==> flow/design.v <==
module regfile #(
    parameter width = 16, 
    parameter num_regs = 16, 
    parameter num_inputs = 4,
    parameter total_inputs = num_inputs + num_inputs)(
    input wire clk,
    input wire reset,
    input wire ren,
    output reg [(total_inputs+1)*width-1:0] r_data,
    output reg r_data_vld,
    input wire wen1,
    input wire [num_inputs*width-1:0] w_data1,
    output reg wr_ack1,
    input wire wen2,
    input wire [num_inputs*width-1:0] w_data2,
    output reg wr_ack2,
    input wire wen3,
    input wire [width-1:0] w_data3,
    output reg wr_ack3
);
    reg [width-1:0] registers [0:num_regs-1];
    always @(*) begin
        if (ren) begin
            for (int i = 0; i <= total_inputs; i += 1 ) begin
                r_data[i*width +: width] = registers[i];  
            end
            r_data_vld = 1'b1;
        end else begin
            for (int i = 0; i <= total_inputs; i += 1) begin
                r_data[i*width +: width] = {width{1'b0}};  
            end
            r_data_vld = 1'b0;
        end
    end
    always @(posedge clk) begin
        wr_ack1 <= 1'b0;
        wr_ack2 <= 1'b0;
        wr_ack3 <= 1'b0;
        if (reset) begin
            for (int i = 0; i < num_regs; i = i + 1) begin
                registers[i] <= {width{1'b0}};
            end
        end else if (!ren) begin
            if (wen1) begin
                for (int i = 0; i < num_inputs; i += 1) begin
                    registers[i] <= w_data1[i*width +: width]; 
                end
                wr_ack1 <= 1'b1;
            end
            if (wen2) begin
                for (int i = 0; i < num_inputs; i += 1) begin
                    registers[i + num_inputs] <= w_data2[i*width +: width]; 
                end
                wr_ack2 <= 1'b1;
            end
            if (wen3) begin
                registers[total_inputs] <= w_data3;
                wr_ack3 <= 1'b1;
            end
        end
    end
endmodule
`timescale 1ns/1ps
module mem #(
    parameter width = 16,
    parameter num_regs = 16,
    parameter num_inputs = 4,
    parameter total_inputs = num_inputs + num_inputs
) (
    input wire clk,
    input wire reset,
    input wire on_off,  
    input wire write_en1,  
    output reg write_rdy1,
    input wire [num_inputs*width-1:0] w_data_in1,
    output wire write_ack1,
    input wire write_en2,  
    output reg write_rdy2,
    input wire [num_inputs*width-1:0] w_data_in2,
    output wire write_ack2,
    input wire write_en3,  
    output reg write_rdy3,
    input wire [width-1:0] w_data_in3,
    output wire write_ack3,
    output wire [width-1:0] config_in,
    output wire [total_inputs*width-1:0] adder_inputs,
    output wire on_off_vector_fu,  
    output wire r_data_vld
);
    reg write_reg_en1, write_reg_en2, write_reg_en3;
    wire [(total_inputs+1)*width-1:0] r_data_out;
    wire read_reg_en, writing;
    wire write_ack_wire1, write_ack_wire2, write_ack_wire3;
    always @(posedge clk) begin
        if (reset) begin
            write_reg_en1 <= 0;
            write_reg_en2 <= 0;
            write_reg_en3 <= 0;
            write_rdy1 <= 1'b1;
            write_rdy2 <= 1'b1;
            write_rdy3 <= 1'b1;
        end else begin
            write_reg_en1 <= 0;
            write_reg_en2 <= 0;
            write_reg_en3 <= 0;
            if (!on_off) begin
                write_rdy1 <= (!write_en1) ? 1'b1 : 1'b0;
                write_rdy2 <= (!write_en2) ? 1'b1 : 1'b0;
                write_rdy3 <= (!write_en3) ? 1'b1 : 1'b0;
                if (write_en1 && !write_ack1) 
                    write_reg_en1 <= 1;
                if (write_en2 && !write_ack2) 
                    write_reg_en2 <= 1;
                if (write_en3 && !write_ack3) 
                    write_reg_en3 <= 1;
            end else begin
                write_rdy1 <= 1'b0;
                write_rdy2 <= 1'b0;
                write_rdy3 <= 1'b0;
            end
        end
    end
    assign writing = (write_en1 || write_en2 || write_en3);
    assign write_ack1 = write_ack_wire1;
    assign write_ack2 = write_ack_wire2;
    assign write_ack3 = write_ack_wire3;
    assign on_off_vector_fu = on_off && !writing;
    assign read_reg_en = on_off_vector_fu;
    assign config_in = r_data_out[total_inputs*width +: width];
    genvar i;
    generate
        for (i = 0; i < total_inputs; i = i + 1) begin
            assign adder_inputs[i*width +: width] = r_data_out[i*width +: width];
        end
    endgenerate
    regfile #(
        .width(width),
        .num_regs(num_regs),
        .num_inputs(num_inputs)
    ) regfile1 (
        .clk(clk),
        .reset(reset),
        .ren(read_reg_en),
        .r_data(r_data_out),
        .r_data_vld(r_data_vld),
        .wen1(write_reg_en1),
        .w_data1(w_data_in1),
        .wr_ack1(write_ack_wire1),
        .wen2(write_reg_en2),
        .w_data2(w_data_in2),
        .wr_ack2(write_ack_wire2),
        .wen3(write_reg_en3),
        .w_data3(w_data_in3),
        .wr_ack3(write_ack_wire3)
    );
endmodule
module half_adder #(parameter width = 16) (
    input wire clk,
    input wire reset,
    input wire [width-1:0] a,
    input wire [width-1:0] b,
    output reg [width-1:0] c,
    output reg carry_out,
    output reg ack,
    input wire on_off
);
    always @(posedge clk) begin
        if (reset || !on_off) begin
            c <= {width{1'b0}};
            carry_out <= 1'b0;
            ack <= 1'b0;
        end else begin
            {carry_out, c} = a + b;
            ack <= 1'b1;
        end
    end
endmodule
module full_adder #(parameter width = 16) (
    input wire clk,
    input wire reset,
    input wire [width-1:0] a,
    input wire [width-1:0] b,
    input wire carry_in,
    output reg [width-1:0] c,
    output reg carry_out,
    output reg ack,
    input wire carry_listen,
    input wire on_off
);
    always @(posedge clk) begin
        if (reset || !on_off) begin
            c <= {width{1'b0}};
            carry_out <= 1'b0;
            ack <= 1'b0;
        end else begin
            if (carry_listen) begin
                {carry_out, c} = a + b + carry_in;
                ack <= 1'b1;
            end else begin
                {carry_out, c} = a + b;
                ack <= 1'b1;
            end
        end
    end
endmodule
`timescale 1ns/1ps
module adder_fu #(
    parameter width = 16,
    parameter num_inputs = 4,
    parameter total_inputs = num_inputs + num_inputs
) (
    input wire clk,
    input wire reset,
    input wire [total_inputs*width-1:0] inputs,
    input wire on_off,
    input wire [15:0] config_in,
    output wire [num_inputs*width-1:0] outputs,
    output wire [3:0] dest_info,
    output wire ack
);
    wire carry1, carry2, carry3, carry4;
    wire ack1, ack2, ack3, ack4;
    reg a1_on_off, a2_on_off, a3_on_off, a4_on_off;
    wire [1:0] adder_config;
    assign adder_config = config_in[1:0];
    assign dest_info = config_in[5:2];
    always @(posedge clk) begin
        if (reset) begin
            a1_on_off <= 1'b0;
            a2_on_off <= 1'b0;
            a3_on_off <= 1'b0;
            a4_on_off <= 1'b0;
        end else if (on_off) begin
            case (adder_config)
                2'd0: begin  
                    a1_on_off <= 1'b1;
                    a2_on_off <= 1'b1;
                    a3_on_off <= 1'b1;
                    a4_on_off <= 1'b1;
                end
                2'd1: begin  
                    a1_on_off <= 1'b1;
                    a2_on_off <= a1_on_off;
                    a3_on_off <= 1'b1;
                    a4_on_off <= a3_on_off;
                end
                2'd3: begin  
                    a1_on_off <= 1'b1;
                    a2_on_off <= a1_on_off;
                    a3_on_off <= a2_on_off;
                    a4_on_off <= a3_on_off;
                end
                default: begin
                    a1_on_off <= 1'b0;
                    a2_on_off <= 1'b0;
                    a3_on_off <= 1'b0;
                    a4_on_off <= 1'b0;
                end
            endcase
        end else begin
                a1_on_off <= 1'b0;
                a2_on_off <= 1'b0;
                a3_on_off <= 1'b0;
                a4_on_off <= 1'b0;
        end
    end
    assign ack = ack4;
    half_adder #( .width(width) ) adder1 (
        .clk(clk),
        .reset(reset),
        .a(inputs[0*width +: width]),
        .b(inputs[4*width +: width]),
        .c(outputs[0*width +: width]),
        .carry_out(carry1),
        .ack(ack1),
        .on_off(a1_on_off)
    );
    full_adder #( .width(width) ) adder2 (
        .clk(clk),
        .reset(reset),
        .a(inputs[1*width +: width]),
        .b(inputs[5*width +: width]),
        .c(outputs[1*width +: width]),
        .carry_in(carry1),
        .carry_out(carry2),
        .carry_listen(config_in[0]),
        .on_off(a2_on_off),
        .ack(ack2)
    );
    full_adder #( .width(width) ) adder3 (
        .clk(clk),    
        .reset(reset),
        .a(inputs[2*width +: width]),
        .b(inputs[6*width +: width]),
        .c(outputs[2*width +: width]),
        .carry_in(carry2),
        .carry_out(carry3),
        .carry_listen(config_in[1]),
        .on_off(a3_on_off),
        .ack(ack3)
    );
    full_adder #( .width(width) ) adder4 (
        .clk(clk),
        .reset(reset),
        .a(inputs[3*width +: width]),
        .b(inputs[7*width +: width]),
        .c(outputs[3*width +: width]),
        .carry_in(carry3),
        .carry_out(carry4),
        .carry_listen(config_in[0]),
        .on_off(a4_on_off),
        .ack(ack4)
    );
endmodule
`timescale 1ns/1ps
module v_tile #(
    parameter width = 16,  
    parameter num_inputs = 4,  
    parameter num_regs = 16,  
    parameter total_inputs = num_inputs + num_inputs  
) (
    input wire clk,
    input wire reset,
    input wire on_off,  
    input wire write_en1,  
    output wire write_rdy1,
    input wire [num_inputs*width-1:0] w_data_in1,  
    output wire write_ack1,
    input wire write_en2,  
    output wire write_rdy2,
    input wire [num_inputs*width-1:0] w_data_in2,  
    output wire write_ack2,
    input wire write_en3,  
    output wire write_rdy3,
    input wire [width-1:0] w_data_in3,
    output wire write_ack3,
    output wire [num_inputs*width-1:0] adder_outputs,  
    output wire [3:0] dest_info,
    output wire adder_ack
);
    wire [total_inputs*width-1:0] adder_inputs;
    wire on_off_vector_fu;
    wire [15:0] config_in;
    mem #(
        .width(width),
        .num_regs(num_regs),
        .num_inputs(num_inputs)
    ) mem_inst (
        .clk(clk),
        .reset(reset),
        .on_off(on_off),
        .write_en1(write_en1),
        .write_rdy1(write_rdy1),
        .w_data_in1(w_data_in1),
        .write_ack1(write_ack1),
        .write_en2(write_en2),
        .write_rdy2(write_rdy2),
        .w_data_in2(w_data_in2),
        .write_ack2(write_ack2),
        .write_en3(write_en3),
        .write_rdy3(write_rdy3),
        .w_data_in3(w_data_in3),
        .write_ack3(write_ack3),
        .config_in(config_in),
        .adder_inputs(adder_inputs),
        .on_off_vector_fu(on_off_vector_fu)
    );
    adder_fu #(
        .width(width),
        .num_inputs(num_inputs)
    ) adder_fu_inst (
        .clk(clk),
        .reset(reset),
        .inputs(adder_inputs),  
        .on_off(on_off_vector_fu),  
        .config_in(config_in),
        .outputs(adder_outputs),
        .dest_info(dest_info),
        .ack(adder_ack)
    );
endmodule
Reports on v_tile

What the tools print for v_tile, step after step.
Lines are those of the file above, counted from 1.
Not given: -

Top module: v_tile
Clock input: clk
Standard-cell library: sky130hd
Corner: tt_025C_1v80

Elaborated design

Source: Yosys, flattened and elaborated. Widths are those after wreduce. Registers that Yosys merges into a memory's read port (data or address) are not register bits. Print and check cells do not count. Equal cells are merged and count once.

Cells after elaboration: 97
Register bits: 215
Output and inout bits: 75

$add $sub $neg: 7
Bitwise logic cells: 1
Multiplexer cells: 29
Equality and inequality tests: 2
Reductions and logical operators: 28

Operator list:

| operator                                     | number |
| two-way mux 16 bit                           | 9 |
| adder 16 x 16 -> 17 bit                      | 3 |
| adder 17 x 1 -> 17 bit                       | 2 |
| two-way mux 17 bit                           | 2 |
| adder 16 x 1 -> 16 bit                       | 1 |
| adder 16 bit                                 | 1 |
| two-way mux 1 bit                            | 14 |
| OR reduction 2 bit                           | 5 |
| zero test 1 bit                              | 8 |
| logical OR 1 bit                             | 6 |
| AND reduction 2 bit                          | 3 |
| two-way mux 6 bit                            | 1 |
| parallel mux 1 bit (select 2 bit)            | 3 |
| logical AND 1 bit                            | 4 |
| OR reduction 3 bit                           | 1 |
| equality test 2 x 1 -> 1 bit with constant B | 1 |
| equality test 2 bit with constant B          | 1 |
| zero test 2 bit                              | 1 |
| NOT 1 bit                                    | 1 |

Logic depth

Longest topological path by Yosys (ltp), each cell counted once; first at word level (registers and memories cut), then after technology mapping (sequential cells cut; the memories' decode and read muxes count).

Word-level depth: 8
ABC_AREA: 0
Gate-level depth with buffers: 15

Mapped cells and area

Yosys stat after the flow's synthesis: flattened, memories mapped to cells. It holds for the ABC_AREA given above (unset counts as 0); a run with the other value may have another netlist.

Cell types:

| cell                      | number | total area (µm²) |
| sky130_fd_sc_hd__dfxtp_1  | 215    | 4.3E+03 |
| sky130_fd_sc_hd__nand2_1  | 316    | 1.19E+03 |
| sky130_fd_sc_hd__a21oi_1  | 185    | 925.888 |
| sky130_fd_sc_hd__and2_1   | 140    | 875.84 |
| sky130_fd_sc_hd__ha_1     | 69     | 863.328 |
| sky130_fd_sc_hd__nor2_1   | 88     | 330.317 |
| sky130_fd_sc_hd__xor2_1   | 32     | 280.269 |
| sky130_fd_sc_hd__xnor2_1  | 31     | 271.51 |
| sky130_fd_sc_hd__clkbuf_1 | 69     | 258.998 |
| sky130_fd_sc_hd__a21o_1   | 25     | 187.68 |
| sky130_fd_sc_hd__nor3_1   | 33     | 165.158 |
| sky130_fd_sc_hd__nand3_1  | 31     | 155.149 |
| sky130_fd_sc_hd__o21ai_0  | 27     | 135.13 |
| sky130_fd_sc_hd__o21a_1   | 14     | 105.101 |
| sky130_fd_sc_hd__a211oi_1 | 12     | 90.086 |
| sky130_fd_sc_hd__inv_1    | 23     | 86.333 |
| sky130_fd_sc_hd__fa_1     | 4      | 80.077 |
| sky130_fd_sc_hd__o211ai_1 | 10     | 75.072 |

Other cell types: 57; their cells: 159.

Cell area after synthesis: 11,639.9 µm²
Flip-flop cells: 215
Cells in the netlist: 1,483

The figures by module come from a second, unflattened synthesis with its own total; it is not the netlist above.

Cell total of the unflattened synthesis: 1,601
Area total of the unflattened synthesis: 14,171.1 µm²

Rows give one instance, submodules left out.

Modules:

| module                 | times used | area (µm²) | cells |
| regfile                | 1          | 7,586.0    | 824 |
| full_adder #(width=16) | 3          | 1,652.8    | 200 |
| half_adder #(width=16) | 1          | 1,285.0    | 146 |
| mem                    | 1          | 183.9      | 13 |
| adder_fu               | 1          | 157.7      | 18 |
| v_tile                 | 1          | 0.0        | 0 |

Timing after synthesis

Source: OpenSTA report_checks on the synthesized netlist (no wires, ideal clock, input and output delay 20% of the period each), path of least setup slack; recovery checks are left aside. Register names are those of the netlist, which keeps one name where synthesis merged equal registers.

Path type: in2reg
From: in write_en3
To: reg adder_fu_inst.adder3.carry_out
Stages: 14
Required time: 4.377 ns
Path slack: 0.126 ns
Setup time: 0.123 ns
Path buffers: 3
Data arrival time: 4.250 ns
Clock period: 4.5 ns
External input delay: 0.900 ns
Delay of the path: 3.473 ns
Synthesis period reached: 4.374 ns

"delay of the path" is the arrival time less input delay plus setup time.
"stages": output pins that drive a net of the path, with the launching flip-flop's if there is one; two outputs of one cell count as two.
"synthesis period reached" is the clock period less the worst setup slack; recovery checks do not enter. This is arithmetic on one report: input and output delays are still those of the set period (20% each).
The rows between start and end are the longest chain of elaborated cells between them; the timing report does not say that the signal goes this way. Where chains are equally long, one stands for them.
Each line given opens the expression or statement behind the cell; cells for indexed reads and writes are added by Yosys, which also makes memories of some case tables.

Cell sequence: sky130_fd_sc_hd__nor4b_2 > sky130_fd_sc_hd__buf_2 > sky130_fd_sc_hd__clkbuf_1 > sky130_fd_sc_hd__clkbuf_1 > sky130_fd_sc_hd__and2_1 > sky130_fd_sc_hd__ha_1 > sky130_fd_sc_hd__a211o_1 > sky130_fd_sc_hd__a211o_1 > sky130_fd_sc_hd__a2111oi_1 > sky130_fd_sc_hd__a211oi_1 > sky130_fd_sc_hd__a31oi_4 > sky130_fd_sc_hd__nand2_1 > sky130_fd_sc_hd__nor4_2 > sky130_fd_sc_hd__mux2_1
Cells in the longest elaborated chain: 7
Elaborated cells on any way between the ends: 9
Classes of those cells: add/sub (2); mux (4); reduce/logical (3)

Ends and longest elaborated chain, after synthesis:

| element                 | RTL line | text |
| start: declaration      | 333      | `input wire write_en3,` |
| logical OR 1 bit        | 123      | `assign writing = (write_en1 \|\| write_en2 \|\| write_en3);` |
| zero test 1 bit         | 127      | `assign on_off_vector_fu = on_off && !writing;` |
| logical AND 1 bit       | 127      |  |
| two-way mux 16 bit      | 23       | `if (ren) begin` |
| adder 16 x 16 -> 17 bit | 197      | `{carry_out, c} = a + b + carry_in;` |
| adder 17 x 1 -> 17 bit  | 197      |  |
| two-way mux 17 bit      | 196      | `if (carry_listen) begin` |
| end: assignment         | 193      | `carry_out <= 1'b0;` |
| end: declaration        | 185      | `output reg carry_out,` |

Timing after layout

Path of least setup slack in the final report of run 1 (OpenROAD, finished layout, wires in). Where an end is a register, its clock arrival counts in the times.

Path type: in2out
From: in on_off
To: out dest_info[3]
Clock period: 6.73 ns
External output delay: 1.35 ns
Path slack: 1.26 ns
Required time: 5.38 ns
Path buffers: 4
External input delay: 1.35 ns
Data arrival time: 4.13 ns
Stages: 6

The rows between start and end are the longest chain of elaborated cells between them; the timing report does not say that the signal goes this way. Where chains are equally long, one stands for them.

Cell sequence: sky130_fd_sc_hd__clkdlybuf4s50_1 > sky130_fd_sc_hd__nor4b_4 > sky130_fd_sc_hd__buf_4 > sky130_fd_sc_hd__buf_4 > sky130_fd_sc_hd__and2_1 > sky130_fd_sc_hd__clkdlybuf4s50_1
Cells in the longest elaborated chain: 2
Elaborated cells on any way between the ends: 2
Source lines of those cells: 2
Classes of those cells: mux (1); reduce/logical (1)

Ends and longest elaborated chain, after layout:

| element            | RTL line | text |
| start: declaration | 324      | `input wire on_off,` |
| logical AND 1 bit  | 127      | `assign on_off_vector_fu = on_off && !writing;` |
| two-way mux 6 bit  | 23       | `if (ren) begin` |
| end: declaration   | 338      | `output wire [3:0] dest_info,` |

--- measured runs ---
Measured data: module v_tile, platform sky130hd, 2 stored runs of the flow under differing settings, order arbitrary. Input and output delays are each 20% of the period that was set; the output load is 0.01 pF.
"clock period reached" is the run's clock period less its worst setup slack. It is reckoned from that one timing run; input and output delays stay at 20% of the period that was set.
"power consumption" rests on the timing tool's default activity at the inputs, not on a simulated workload.

## Run 1

==> flow/run.sh <==
#!/bin/bash
# the make line also repeats the synthesis and layout settings of config.mk as NAME=value (left out here)
make -C /OpenROAD-flow-scripts/flow DESIGN_CONFIG=/design/flow/config.mk WORK_HOME=/design/flow/orfs CLKGATE_MAP_FILE= finish
==> flow/config.mk <==
export PLATFORM = sky130hd
export DESIGN_NAME = v_tile
export DESIGN_NICKNAME = v_tile
export VERILOG_FILES = /design/flow/design.v
export SDC_FILE = /design/flow/constraint.sdc
export NUM_CORES = 4
export LEC_CHECK = 0
export CAP_MARGIN = 20
export CORE_MARGIN = 2
export CORE_UTILIZATION = 40
export SLEW_MARGIN = 20
==> flow/constraint.sdc <==
create_clock -name core_clock -period 6.73 [get_ports {clk}]
set_input_delay 1.3460 -clock core_clock [delete_from_list [all_inputs] [get_ports {clk}]]
set_output_delay 1.3460 -clock core_clock [all_outputs]
set_load 0.01 [all_outputs]

| result of run 1 | value |
|---|---|
| Yosys chip area after synthesis | 11,639.9 µm² |
| die size | 30,479.9 µm² |
| std-cell area (final layout) | 14,850.5 µm² |
| worst setup slack after layout | 1.257 ns |
| setup total negative slack | 0.000 ns |
| power consumption | 2.806 mW |
| clock period reached | 5.473 ns |

## Run 2

==> flow/run.sh <==
#!/bin/bash
# the make line also repeats the synthesis and layout settings of config.mk as NAME=value (left out here)
make -C /OpenROAD-flow-scripts/flow DESIGN_CONFIG=/design/flow/config.mk WORK_HOME=/design/flow/orfs CLKGATE_MAP_FILE= finish
==> flow/config.mk <==
export PLATFORM = sky130hd
export DESIGN_NAME = v_tile
export DESIGN_NICKNAME = v_tile
export VERILOG_FILES = /design/flow/design.v
export SDC_FILE = /design/flow/constraint.sdc
export NUM_CORES = 4
export LEC_CHECK = 0
export CAP_MARGIN = 0
export CORE_MARGIN = 2
export CORE_UTILIZATION = 18
export CTS_CLUSTER_DIAMETER = 217
export GPL_TIMING_DRIVEN = 0
export HOLD_SLACK_MARGIN = 0.19
export MAX_ROUTING_LAYER = met4
export MIN_ROUTING_LAYER = met2
export SETUP_SLACK_MARGIN = 1.45
export SLEW_MARGIN = 20
==> flow/constraint.sdc <==
create_clock -name core_clock -period 6.35 [get_ports {clk}]
set_input_delay 1.2700 -clock core_clock [delete_from_list [all_inputs] [get_ports {clk}]]
set_output_delay 1.2700 -clock core_clock [all_outputs]
set_load 0.01 [all_outputs]

| result of run 2 | value |
|---|---|
| Yosys chip area after synthesis | 11,639.9 µm² |
| die size | 66,716.3 µm² |
| std-cell area (final layout) | 16,194.3 µm² |
| worst setup slack after layout | 1.333 ns |
| setup total negative slack | 0.000 ns |
| power consumption | 3.371 mW |
| clock period reached | 5.017 ns |
--- end ---
